==> flow/design.v <==
module ControlUnit(
  input  [5:0] io_opcode,
  output       io_output0,
  output       io_output1,
  output       io_output2,
  output       io_output3,
  output       io_output4,
  output       io_output5
);
  assign io_output0 = io_opcode[0];
  assign io_output1 = io_opcode[1];
  assign io_output2 = io_opcode[2];
  assign io_output3 = io_opcode[3];
  assign io_output4 = io_opcode[4];
  assign io_output5 = io_opcode[5];
endmodule
module ALU(
  input  [5:0]  io_sel,
  input  [31:0] io_oper1,
  input  [31:0] io_oper2,
  output reg        io_comparisonResult,
  output reg [31:0] io_result
);
  wire [63:0] product = io_oper1 * io_oper2;
  always @(*) begin
    io_result = 32'h0;
    io_comparisonResult = 1'b0;
    case (io_sel)
      6'b010000: io_result = io_oper1 + io_oper2;           
      6'b010001: io_result = io_oper1 + io_oper2;           
      6'b010010: io_result = io_oper1 - io_oper2;           
      6'b100000: io_result = product[31:0];                 
      6'b000100: io_comparisonResult = 1'b1;                
      6'b000101: io_comparisonResult = io_oper1 == io_oper2;  
      6'b000110: io_comparisonResult = io_oper1 < io_oper2;   
      6'b001000: io_result = io_oper2;                      
      6'b001001: io_result = io_oper1;                      
      6'b001010: io_result = io_oper1;                      
      default: ;
    endcase
  end
endmodule
module RegisterFile(
  input         clock,
  input  [4:0]  io_aSel,
  input  [4:0]  io_bSel,
  input  [31:0] io_writeData,
  input  [4:0]  io_writeSel,
  input         io_writeEnable,
  output [31:0] io_a,
  output [31:0] io_b
);
  reg [31:0] regs [0:31];
  always @(posedge clock) begin
    if (io_writeEnable) begin
      regs[io_writeSel] <= io_writeData;
    end
  end
  assign io_a = regs[io_aSel];
  assign io_b = regs[io_bSel];
endmodule
module ProgramCounter(
  input         clock,
  input         reset,
  input         io_stop,
  input         io_jump,
  input         io_run,
  input  [15:0] io_programCounterJump,
  output [15:0] io_programCounter
);
  reg  [15:0] countReg;
  wire [15:0] adderOutput = countReg + 16'h1;
  wire        stopped = io_stop | ~io_run;
  assign io_programCounter = countReg;
  always @(posedge clock) begin
    if (reset) begin
      countReg <= 16'h0;
    end else if (!stopped) begin
      if (io_jump) begin
        countReg <= io_programCounterJump;
      end else begin
        countReg <= adderOutput;
      end
    end
  end
endmodule
module CPUTop(
  input         clock,
  input         reset,
  input         run,
  output        done,
  output [15:0] imem_addr,
  input  [31:0] imem_rdata,
  output [15:0] dmem_addr,
  input  [31:0] dmem_rdata,
  output        dmem_we,
  output [31:0] dmem_wdata
);
  wire [15:0] pc;
  wire [31:0] instruction = imem_rdata;
  wire [5:0]  opcode = instruction[31:26];
  wire [15:0] data = instruction[15:0];
  wire cu0, cu1, cu2, cu3, cu4, cu5;
  wire [31:0] regA, regB, aluResult;
  wire        cmp;
  wire isSD  = opcode == 6'b001001;
  wire isLD  = opcode == 6'b001010;
  wire isEND = opcode == 6'b111111;
  wire isImm = (opcode == 6'b010000) | (opcode == 6'b001000);
  ControlUnit controlUnit(
    .io_opcode(opcode),
    .io_output0(cu0), .io_output1(cu1), .io_output2(cu2),
    .io_output3(cu3), .io_output4(cu4), .io_output5(cu5)
  );
  wire swapSel = cu2 | isSD;
  wire [4:0] aSel = swapSel ? instruction[25:21] : instruction[20:16];
  wire [4:0] bSel = swapSel ? instruction[20:16] : instruction[15:11];
  wire active = run & ~reset;
  wire regWE = active & (isLD | ((cu5 | cu4 | cu3) & ~isSD & ~isEND));
  wire [31:0] regWD = (isSD | isLD) ? dmem_rdata : aluResult;
  RegisterFile registerFile(
    .clock(clock),
    .io_aSel(aSel), .io_bSel(bSel),
    .io_writeData(regWD), .io_writeSel(instruction[25:21]),
    .io_writeEnable(regWE),
    .io_a(regA), .io_b(regB)
  );
  ALU alu(
    .io_sel(opcode),
    .io_oper1(regA),
    .io_oper2(isImm ? {16'h0, data} : regB),
    .io_comparisonResult(cmp),
    .io_result(aluResult)
  );
  ProgramCounter programCounter(
    .clock(clock), .reset(reset),
    .io_stop(isEND),
    .io_jump(cu2 & cmp),
    .io_run(run),
    .io_programCounterJump(data),
    .io_programCounter(pc)
  );
  assign imem_addr  = pc;
  assign dmem_addr  = isLD ? regA[15:0] : regB[15:0];
  assign dmem_we    = active & isSD;
  assign dmem_wdata = aluResult;
  assign done       = ~run | isEND;
endmodule
Memo
Re: synthesis data of CPUTop

=== Reports on CPUTop ===
Tool output for the design above before and after an edit, in the order of the flow.
Lines under "unedited" count in the file above, lines under "edited" in the edited file.
"difference": "edited" minus "unedited" as printed here. "rel. change": 100 x difference / "unedited".
Library cell names are shortened.
The mark -- stands for no value.

* Top: CPUTop
* Clock port: clock
* Cell library: sky130hd
* Timing corner: tt_025C_1v80

=== The edit ===
The edit as a unified diff against the file above.
A script made this edit. It changes what the design does and was not meant as an optimisation.

<pre>
@@ -117,5 +117,5 @@
   wire [4:0] bSel = swapSel ? instruction[20:16] : instruction[15:11];
   wire active = run & ~reset;
-  wire regWE = active & (isLD | ((cu5 | cu4 | cu3) & ~isSD & ~isEND));
+  wire regWE = active & (isLD | (((cu5 | cu4 | cu3) & ~isSD) + ~isEND));
   wire [31:0] regWD = (isSD | isLD) ? dmem_rdata : aluResult;
   RegisterFile registerFile(
</pre>

=== Word level ===
Source: Yosys, flattened and elaborated, memories not mapped. Widths are those after wreduce; folded enables and synchronous resets count as part of the registers. Registers that Yosys merges into a memory's read port (data or address) are not register bits. Print and check cells do not count. Equal cells are merged and count once.
Yosys's memory passes give these memory sizes; they may raise the number of words (mostly to a power of two), join words into wider ones and drop unused or constant bits.

{| class="wikitable"
|+ Word-level totals
! what !! unedited !! edited !! difference !! rel. change (%)
|-
| memory bits (writable) || 1024 || 1024 || 0 || 0.00
|-
| memory cells || 1 || 1 || 0 || 0.00
|-
| ROM bits || 0 || 0 || 0 || --
|-
| word-level cells || 49 || 49 || 0 || 0.00
|-
| clocked read ports x word width || 0 || 0 || 0 || --
|-
| bits in registers || 16 || 16 || 0 || 0.00
|-
| output and inout port bits || 66 || 66 || 0 || 0.00
|-
| bits of input ports || 67 || 67 || 0 || 0.00
|-
| bits in latches || 0 || 0 || 0 || --
|}

{| class="wikitable"
|+ Memory list
! what !! unedited !! edited
|-
| shape (words x width / read and write ports) || registerFile.regs 32x32 r2 w1 || registerFile.regs 32x32 r2 w1
|}

{| class="wikitable"
|+ Cells by class
! what !! unedited !! edited !! difference !! rel. change (%)
|-
| divide/modulo/power cells || 0 || 0 || 0 || --
|-
| eq/ne operators || 12 || 12 || 0 || 0.00
|-
| multipliers || 1 || 1 || 0 || 0.00
|-
| add/sub/neg operators || 3 || 4 || +1 || +33.33
|-
| reductions and logical operators || 2 || 2 || 0 || 0.00
|-
| shifts and indexed selects || 0 || 0 || 0 || --
|-
| magnitude comparators || 1 || 1 || 0 || 0.00
|-
| bitwise operators || 17 || 16 || -1 || -5.88
|-
| muxes and demuxes || 11 || 11 || 0 || 0.00
|}

{| class="wikitable"
|+ Operator list
! kind !! unedited !! edited !! difference !! rel. change (%)
|-
| 1-bit bitwise AND || 6 || 5 || -1 || -16.67
|-
| 1-bit adder || 0 || 1 || +1 || --
|}

Operator kinds equal on both sides are left out: 19.

=== Depth ===
Longest topological path by Yosys (ltp), each cell counted once; first at word level (registers and memories cut), then after technology mapping (sequential cells cut; the memories' decode and read muxes count).

{| class="wikitable"
|+ Depth
! what !! unedited !! edited !! difference !! rel. change (%)
|-
| depth after elaboration || 7 || 7 || 0 || 0.00
|-
| ABC_AREA || 0 || 0 || -- || --
|-
| depth in mapped cells || 48 || 47 || -1 || -2.08
|-
| depth with buffers taken out || 38 || 39 || +1 || +2.63
|}

=== Mapped cells and area ===
The flow's flattened synthesis, as Yosys stat reports it; memories are mapped. The netlist is that of the ABC_AREA named above (0 if unset); the other value can give another one.

{| class="wikitable"
|+ Mapped netlist
! what !! unedited !! edited !! difference !! rel. change (%)
|-
| standard cells after synthesis || 7199 || 7340 || +141 || +1.96
|-
| sequential area (sq um) || 31069.8 || 31069.8 || 0.0 || 0.00
|-
| mapped area (sq um) || 71636.2 || 72006.6 || +370.4 || +0.52
|-
| flip-flops || 1040 || 1040 || 0 || 0.00
|-
| buffers || 507 || 509 || +2 || +0.39
|}

{| class="wikitable"
|+ Cells by type
! cell !! unedited !! edited !! difference !! rel. change (%)
|-
| nand3_1 || 376 || 489 || +113 || +30.05
|-
| a211oi_1 || 197 || 148 || -49 || -24.87
|-
| and3_1 || 237 || 191 || -46 || -19.41
|-
| nand2_1 || 1603 || 1637 || +34 || +2.12
|-
| a21oi_1 || 184 || 217 || +33 || +17.93
|-
| and2_1 || 42 || 75 || +33 || +78.57
|-
| a22oi_1 || 35 || 68 || +33 || +94.29
|-
| nor2_1 || 488 || 464 || -24 || -4.92
|-
| mux2_2 || 26 || 50 || +24 || +92.31
|-
| nand4_1 || 52 || 30 || -22 || -42.31
|-
| buf_6 || 38 || 20 || -18 || -47.37
|-
| inv_1 || 511 || 526 || +15 || +2.94
|-
| a311oi_1 || 108 || 123 || +15 || +13.89
|-
| a2111oi_0 || 29 || 14 || -15 || -51.72
|-
| mux4_2 || 15 || 0 || -15 || -100.00
|-
| o21ai_0 || 109 || 123 || +14 || +12.84
|-
| buf_4 || 59 || 72 || +13 || +22.03
|-
| a221oi_1 || 40 || 53 || +13 || +32.50
|}

Cell types equal on both sides are left out: 18.
The list need not be complete.
By module: a second synthesis without flattening, with its own total; a netlist apart from the flattened one above.

{| class="wikitable"
|+ Second synthesis, totals
! what !! unedited !! edited !! difference !! rel. change (%)
|-
| cells (unflattened synthesis) || 5985 || 5985 || 0 || 0.00
|-
| area total of the unflattened synthesis (sq um) || 70931.8 || 70889.2 || -42.6 || -0.06
|}

Each row is one instance without its submodules.

{| class="wikitable"
|+ Modules, unedited
! module !! seq. area (sq um) !! cells !! instances !! area (sq um)
|-
| RegisterFile || 30749.5 || 3386 || 1 || 48789.3
|-
| ALU || 0.0 || 2341 || 1 || 19751.4
|-
| CPUTop || 0.0 || 117 || 1 || 1298.7
|-
| ProgramCounter || 320.3 || 135 || 1 || 1047.3
|-
| ControlUnit || 0.0 || 6 || 1 || 45.0
|}

{| class="wikitable"
|+ Modules, edited
! module !! seq. area (sq um) !! cells !! instances !! area (sq um)
|-
| RegisterFile || 30749.5 || 3386 || 1 || 48789.3
|-
| ALU || 0.0 || 2340 || 1 || 19716.4
|-
| CPUTop || 0.0 || 118 || 1 || 1291.2
|-
| ProgramCounter || 320.3 || 135 || 1 || 1047.3
|-
| ControlUnit || 0.0 || 6 || 1 || 45.0
|}

=== Path before layout ===
Path of least setup slack by OpenSTA after synthesis, without wires, with an ideal clock, recovery checks aside; 20% of the period is set as input and as output delay. Where synthesis merged equal registers, the netlist keeps one of their names.

{| class="wikitable"
|+ Timing after synthesis
! what !! unedited !! edited !! difference !! rel. change (%)
|-
| kind || input -> output || input -> output || -- || --
|-
| start || in imem_rdata[30] || in imem_rdata[31] || -- || --
|-
| end || out dmem_wdata[30] || out dmem_wdata[30] || -- || --
|-
| required time (ns) || 14.000 || 14.000 || 0.000 || 0.00
|-
| buffers on the path || 7 || 8 || +1 || +14.29
|-
| driving pins on the path || 41 || 44 || +3 || +7.32
|-
| delay of the path (ns) || 9.921 || 9.994 || +0.073 || +0.74
|-
| data arrival time (ns) || 13.421 || 13.494 || +0.073 || +0.54
|-
| output delay (ns) || 3.500 || 3.500 || 0.000 || 0.00
|-
| launch time at the first pin (ns) || 3.500 || 3.500 || 0.000 || 0.00
|-
| period (ns) || 17.5 || 17.5 || 0.0 || 0.00
|-
| path slack (ns) || 0.579 || 0.506 || -0.073 || --
|-
| input delay (ns) || 3.500 || 3.500 || 0.000 || 0.00
|-
| synthesis period reached (ns) || 16.921 || 16.994 || +0.073 || +0.43
|}

"delay of the path" = arrival - input delay + setup time.
A path that ends at an output port has no setup time.
"driving pins on the path" counts driving pins, that of a launching flip-flop among them; a cell with two outputs on the path counts twice.
"synthesis period reached" is the clock period less the worst setup slack; recovery checks do not enter. This is arithmetic on one report: input and output delays are still those of the set period (20% each).
Between the ends stands the longest chain of elaborated cells between them, by number of cells; it is not shown to be the way that was timed. Of several equally long chains one is given.
A line is the first line of the expression or statement that the cell stems from. Yosys adds cells for indexed reads and writes and turns some case tables into memories.
A memory read counts as a cell of the chain, while the word-level depth stops at memories.

Between the ends, after synthesis, unedited:
* Cells stage by stage: buf_2 nor3_4 mux2_4 nand2_1 buf_6 buf_6 buf_2 buf_2 clkbuf_1 nand2_1 a311oi_1 a31o_2 o22ai_1 a211oi_1 clkinv_1 clkbuf_1 nor2_1 fa_1 [5 not listed] fa_1 inv_1 fa_1 inv_1 fa_1 fa_1 ha_1 o21a_1 o21ai_0 nand2b_1 a31oi_1 o21ai_0 a41o_1 or2_2 a2111oi_0 mux2_2 nor4_1 o21ai_0
* Cells in the longest elaborated chain: 7
* Elaborated cells between the ends (all ways): 19
* Classes of those cells: 2 x add/sub; 1 x mul; 7 x eq/ne; 4 x mux; 2 x logic; 2 x reduce/logical; 1 x memory

{| class="wikitable"
|+ RTL lines, path after synthesis, unedited
! what !! line !! source
|-
| from (decl) || 93 || <nowiki>input  [31:0] imem_rdata,</nowiki>
|-
| 6-bit by 4-bit equality test with 1-bit output || 106 || <nowiki>wire isSD  = opcode == 6'b001001;</nowiki>
|-
| 1-bit OR || 115 || <nowiki>wire swapSel = cu2 | isSD;</nowiki>
|-
| 5-bit two-way mux || 117 || <nowiki>wire [4:0] bSel = swapSel ? instruction[20:16] : instruction[15:11];</nowiki>
|-
| memory 32 x 32 bit || 53 || <nowiki>reg [31:0] regs [0:31];</nowiki>
|-
| 32-bit two-way mux || 131 || <nowiki>.io_oper2(isImm ? {16'h0, data} : regB),</nowiki>
|-
| 32-bit by 32-bit multiplier with 32-bit output || 24 ||
|-
| 32-bit case mux with 5-bit select || 28 || <nowiki>case (io_sel)</nowiki>
|-
| to (decl) || 97 || <nowiki>output [31:0] dmem_wdata</nowiki>
|}

Between the ends, after synthesis, edited:
* Cells stage by stage: buf_2 nor3_4 mux2_2 nand2_2 buf_2 buf_2 buf_2 buf_2 buf_2 clkbuf_1 nand3_1 a31oi_1 nand2_1 a211o_1 o221a_2 inv_1 buf_1 nor2_1 [8 not listed] fa_1 inv_1 fa_1 inv_1 ha_1 o21a_1 o21a_1 or2_2 a31oi_1 nor3_1 nor3_1 o311ai_0 a2111oi_0 nor3_1 xor2_1 nand2_1 o221ai_1 a21o_1
* Cells in the longest elaborated chain: 7
* Elaborated cells between the ends (all ways): 19
* Classes of those cells: 2 x add/sub; 1 x mul; 7 x eq/ne; 4 x mux; 2 x logic; 2 x reduce/logical; 1 x memory

{| class="wikitable"
|+ RTL lines, path after synthesis, edited
! what !! line !! source
|-
| from (decl) || 93 || <nowiki>input  [31:0] imem_rdata,</nowiki>
|-
| 6-bit by 4-bit equality test with 1-bit output || 106 || <nowiki>wire isSD  = opcode == 6'b001001;</nowiki>
|-
| 1-bit OR || 115 || <nowiki>wire swapSel = cu2 | isSD;</nowiki>
|-
| 5-bit two-way mux || 117 || <nowiki>wire [4:0] bSel = swapSel ? instruction[20:16] : instruction[15:11];</nowiki>
|-
| memory 32 x 32 bit || 53 || <nowiki>reg [31:0] regs [0:31];</nowiki>
|-
| 32-bit two-way mux || 131 || <nowiki>.io_oper2(isImm ? {16'h0, data} : regB),</nowiki>
|-
| 32-bit by 32-bit multiplier with 32-bit output || 24 ||
|-
| 32-bit case mux with 5-bit select || 28 || <nowiki>case (io_sel)</nowiki>
|-
| to (decl) || 97 || <nowiki>output [31:0] dmem_wdata</nowiki>
|}

=== Timing after layout ===
From the final timing report of the runs of pair 1: the path of least setup slack in the routed layout; clock arrival at registers is part of the times.

{| class="wikitable"
|+ Timing after layout
! what !! unedited !! edited !! difference !! rel. change (%)
|-
| kind || input -> output || input -> output || -- || --
|-
| start || in imem_rdata[11] || in imem_rdata[27] || -- || --
|-
| end || out dmem_wdata[31] || out dmem_wdata[31] || -- || --
|-
| driving pins on the path || 37 || 42 || +5 || +13.51
|-
| data arrival time (ns) || 13.72 || 14.08 || +0.36 || +2.62
|-
| path slack (ns) || 0.20 || -0.16 || -0.36 || --
|-
| buffers on the path || 9 || 14 || +5 || +55.56
|-
| required time (ns) || 13.92 || 13.92 || 0.00 || 0.00
|-
| period (ns) || 17.4 || 17.4 || 0.0 || 0.00
|-
| launch time at the first pin (ns) || 3.48 || 3.48 || 0.00 || 0.00
|-
| input delay (ns) || 3.48 || 3.48 || 0.00 || 0.00
|-
| output delay (ns) || 3.48 || 3.48 || 0.00 || 0.00
|}

Between the ends stands the longest chain of elaborated cells between them, by number of cells; it is not shown to be the way that was timed. Of several equally long chains one is given.
A memory read counts as a cell of the chain, while the word-level depth stops at memories.

Between the ends, after layout, unedited:
* Cells stage by stage: clkdlybuf4s50_1 mux2_8 buf_4 buf_4 buf_6 buf_8 and3_1 a311oi_1 o21ai_0 o221ai_2 buf_12 inv_1 buf_12 nor2_1 fa_1 inv_1 fa_1 fa_1 fa_1 fa_1 fa_1 fa_1 fa_1 xnor2_2 xnor2_2 xnor2_2 xnor2_1 xnor2_1 xnor2_1 xnor2_1 xnor3_1 xnor3_1 xor2_2 nand2_2 nand3b_1 buf_6 clkdlybuf4s15_2
* Cells in the longest elaborated chain: 5
* Elaborated cells between the ends (all ways): 7
* Classes of those cells: 2 x add/sub; 1 x mul; 3 x mux; 1 x memory

{| class="wikitable"
|+ RTL lines, path after layout, unedited
! what !! line !! source
|-
| from (decl) || 93 || <nowiki>input  [31:0] imem_rdata,</nowiki>
|-
| 5-bit two-way mux || 117 || <nowiki>wire [4:0] bSel = swapSel ? instruction[20:16] : instruction[15:11];</nowiki>
|-
| memory 32 x 32 bit || 53 || <nowiki>reg [31:0] regs [0:31];</nowiki>
|-
| 32-bit two-way mux || 131 || <nowiki>.io_oper2(isImm ? {16'h0, data} : regB),</nowiki>
|-
| 32-bit by 32-bit multiplier with 32-bit output || 24 ||
|-
| 32-bit case mux with 5-bit select || 28 || <nowiki>case (io_sel)</nowiki>
|-
| to (decl) || 97 || <nowiki>output [31:0] dmem_wdata</nowiki>
|}

Between the ends, after layout, edited:
* Cells stage by stage: clkdlybuf4s50_1 buf_6 nor3_4 buf_12 buf_12 clkbuf_16 a21oi_4 mux2_4 buf_4 buf_4 buf_4 nand2_1 o22a_1 a31oi_4 buf_12 clkinv_1 buf_4 ha_1 [6 not listed] inv_1 fa_1 fa_1 fa_1 ha_4 a21oi_2 buf_6 nand2_1 o21a_4 a221o_1 a21o_1 a21oi_2 buf_4 xnor2_4 a22oi_2 buf_6 nand2_1 dlygate4sd2_1
* Cells in the longest elaborated chain: 7
* Elaborated cells between the ends (all ways): 19
* Classes of those cells: 2 x add/sub; 1 x mul; 7 x eq/ne; 4 x mux; 2 x logic; 2 x reduce/logical; 1 x memory

{| class="wikitable"
|+ RTL lines, path after layout, edited
! what !! line !! source
|-
| from (decl) || 93 || <nowiki>input  [31:0] imem_rdata,</nowiki>
|-
| 6-bit by 4-bit equality test with 1-bit output || 106 || <nowiki>wire isSD  = opcode == 6'b001001;</nowiki>
|-
| 1-bit OR || 115 || <nowiki>wire swapSel = cu2 | isSD;</nowiki>
|-
| 5-bit two-way mux || 117 || <nowiki>wire [4:0] bSel = swapSel ? instruction[20:16] : instruction[15:11];</nowiki>
|-
| memory 32 x 32 bit || 53 || <nowiki>reg [31:0] regs [0:31];</nowiki>
|-
| 32-bit two-way mux || 131 || <nowiki>.io_oper2(isImm ? {16'h0, data} : regB),</nowiki>
|-
| 32-bit by 32-bit multiplier with 32-bit output || 24 ||
|-
| 32-bit case mux with 5-bit select || 28 || <nowiki>case (io_sel)</nowiki>
|-
| to (decl) || 97 || <nowiki>output [31:0] dmem_wdata</nowiki>
|}

=== Measured runs ===
Both versions went through the flow (Yosys, OpenROAD) with the same settings in each pair. Constraints: input delay and output delay 20% of the set period each, output load 0.01 pF.

Flow settings, pair 1:
* period_ns: 17.4
* CAP_MARGIN: 20
* CORE_MARGIN: 2
* CORE_UTILIZATION: 40
* SLEW_MARGIN: 20

{| class="wikitable"
|+ Final reports, pair 1
! what !! unedited !! edited !! difference !! rel. change (%)
|-
| clock period reached (ns) || 17.205 || 17.561 || +0.356 || +2.07
|-
| standard-cell area after layout (sq um) || 88558.7 || 91805.5 || +3246.8 || +3.67
|-
| area of the synthesized netlist (sq um) || 71636.2 || 72006.6 || +370.4 || +0.52
|-
| setup slack of the worst path (ns) || 0.195 || -0.161 || -0.356 || --
|-
| post-layout utilization (%) || 49.7 || 51.4 || +1.7 || --
|-
| final setup TNS (ns) || 0.000 || -0.167 || -0.167 || --
|-
| die size (sq um) || 182491.0 || 183428.0 || +937.0 || +0.51
|}

By "clock period reached" is meant the clock period of the run minus its worst setup slack. This is arithmetic on one report: input and output delays are still those of the set period (20% each).
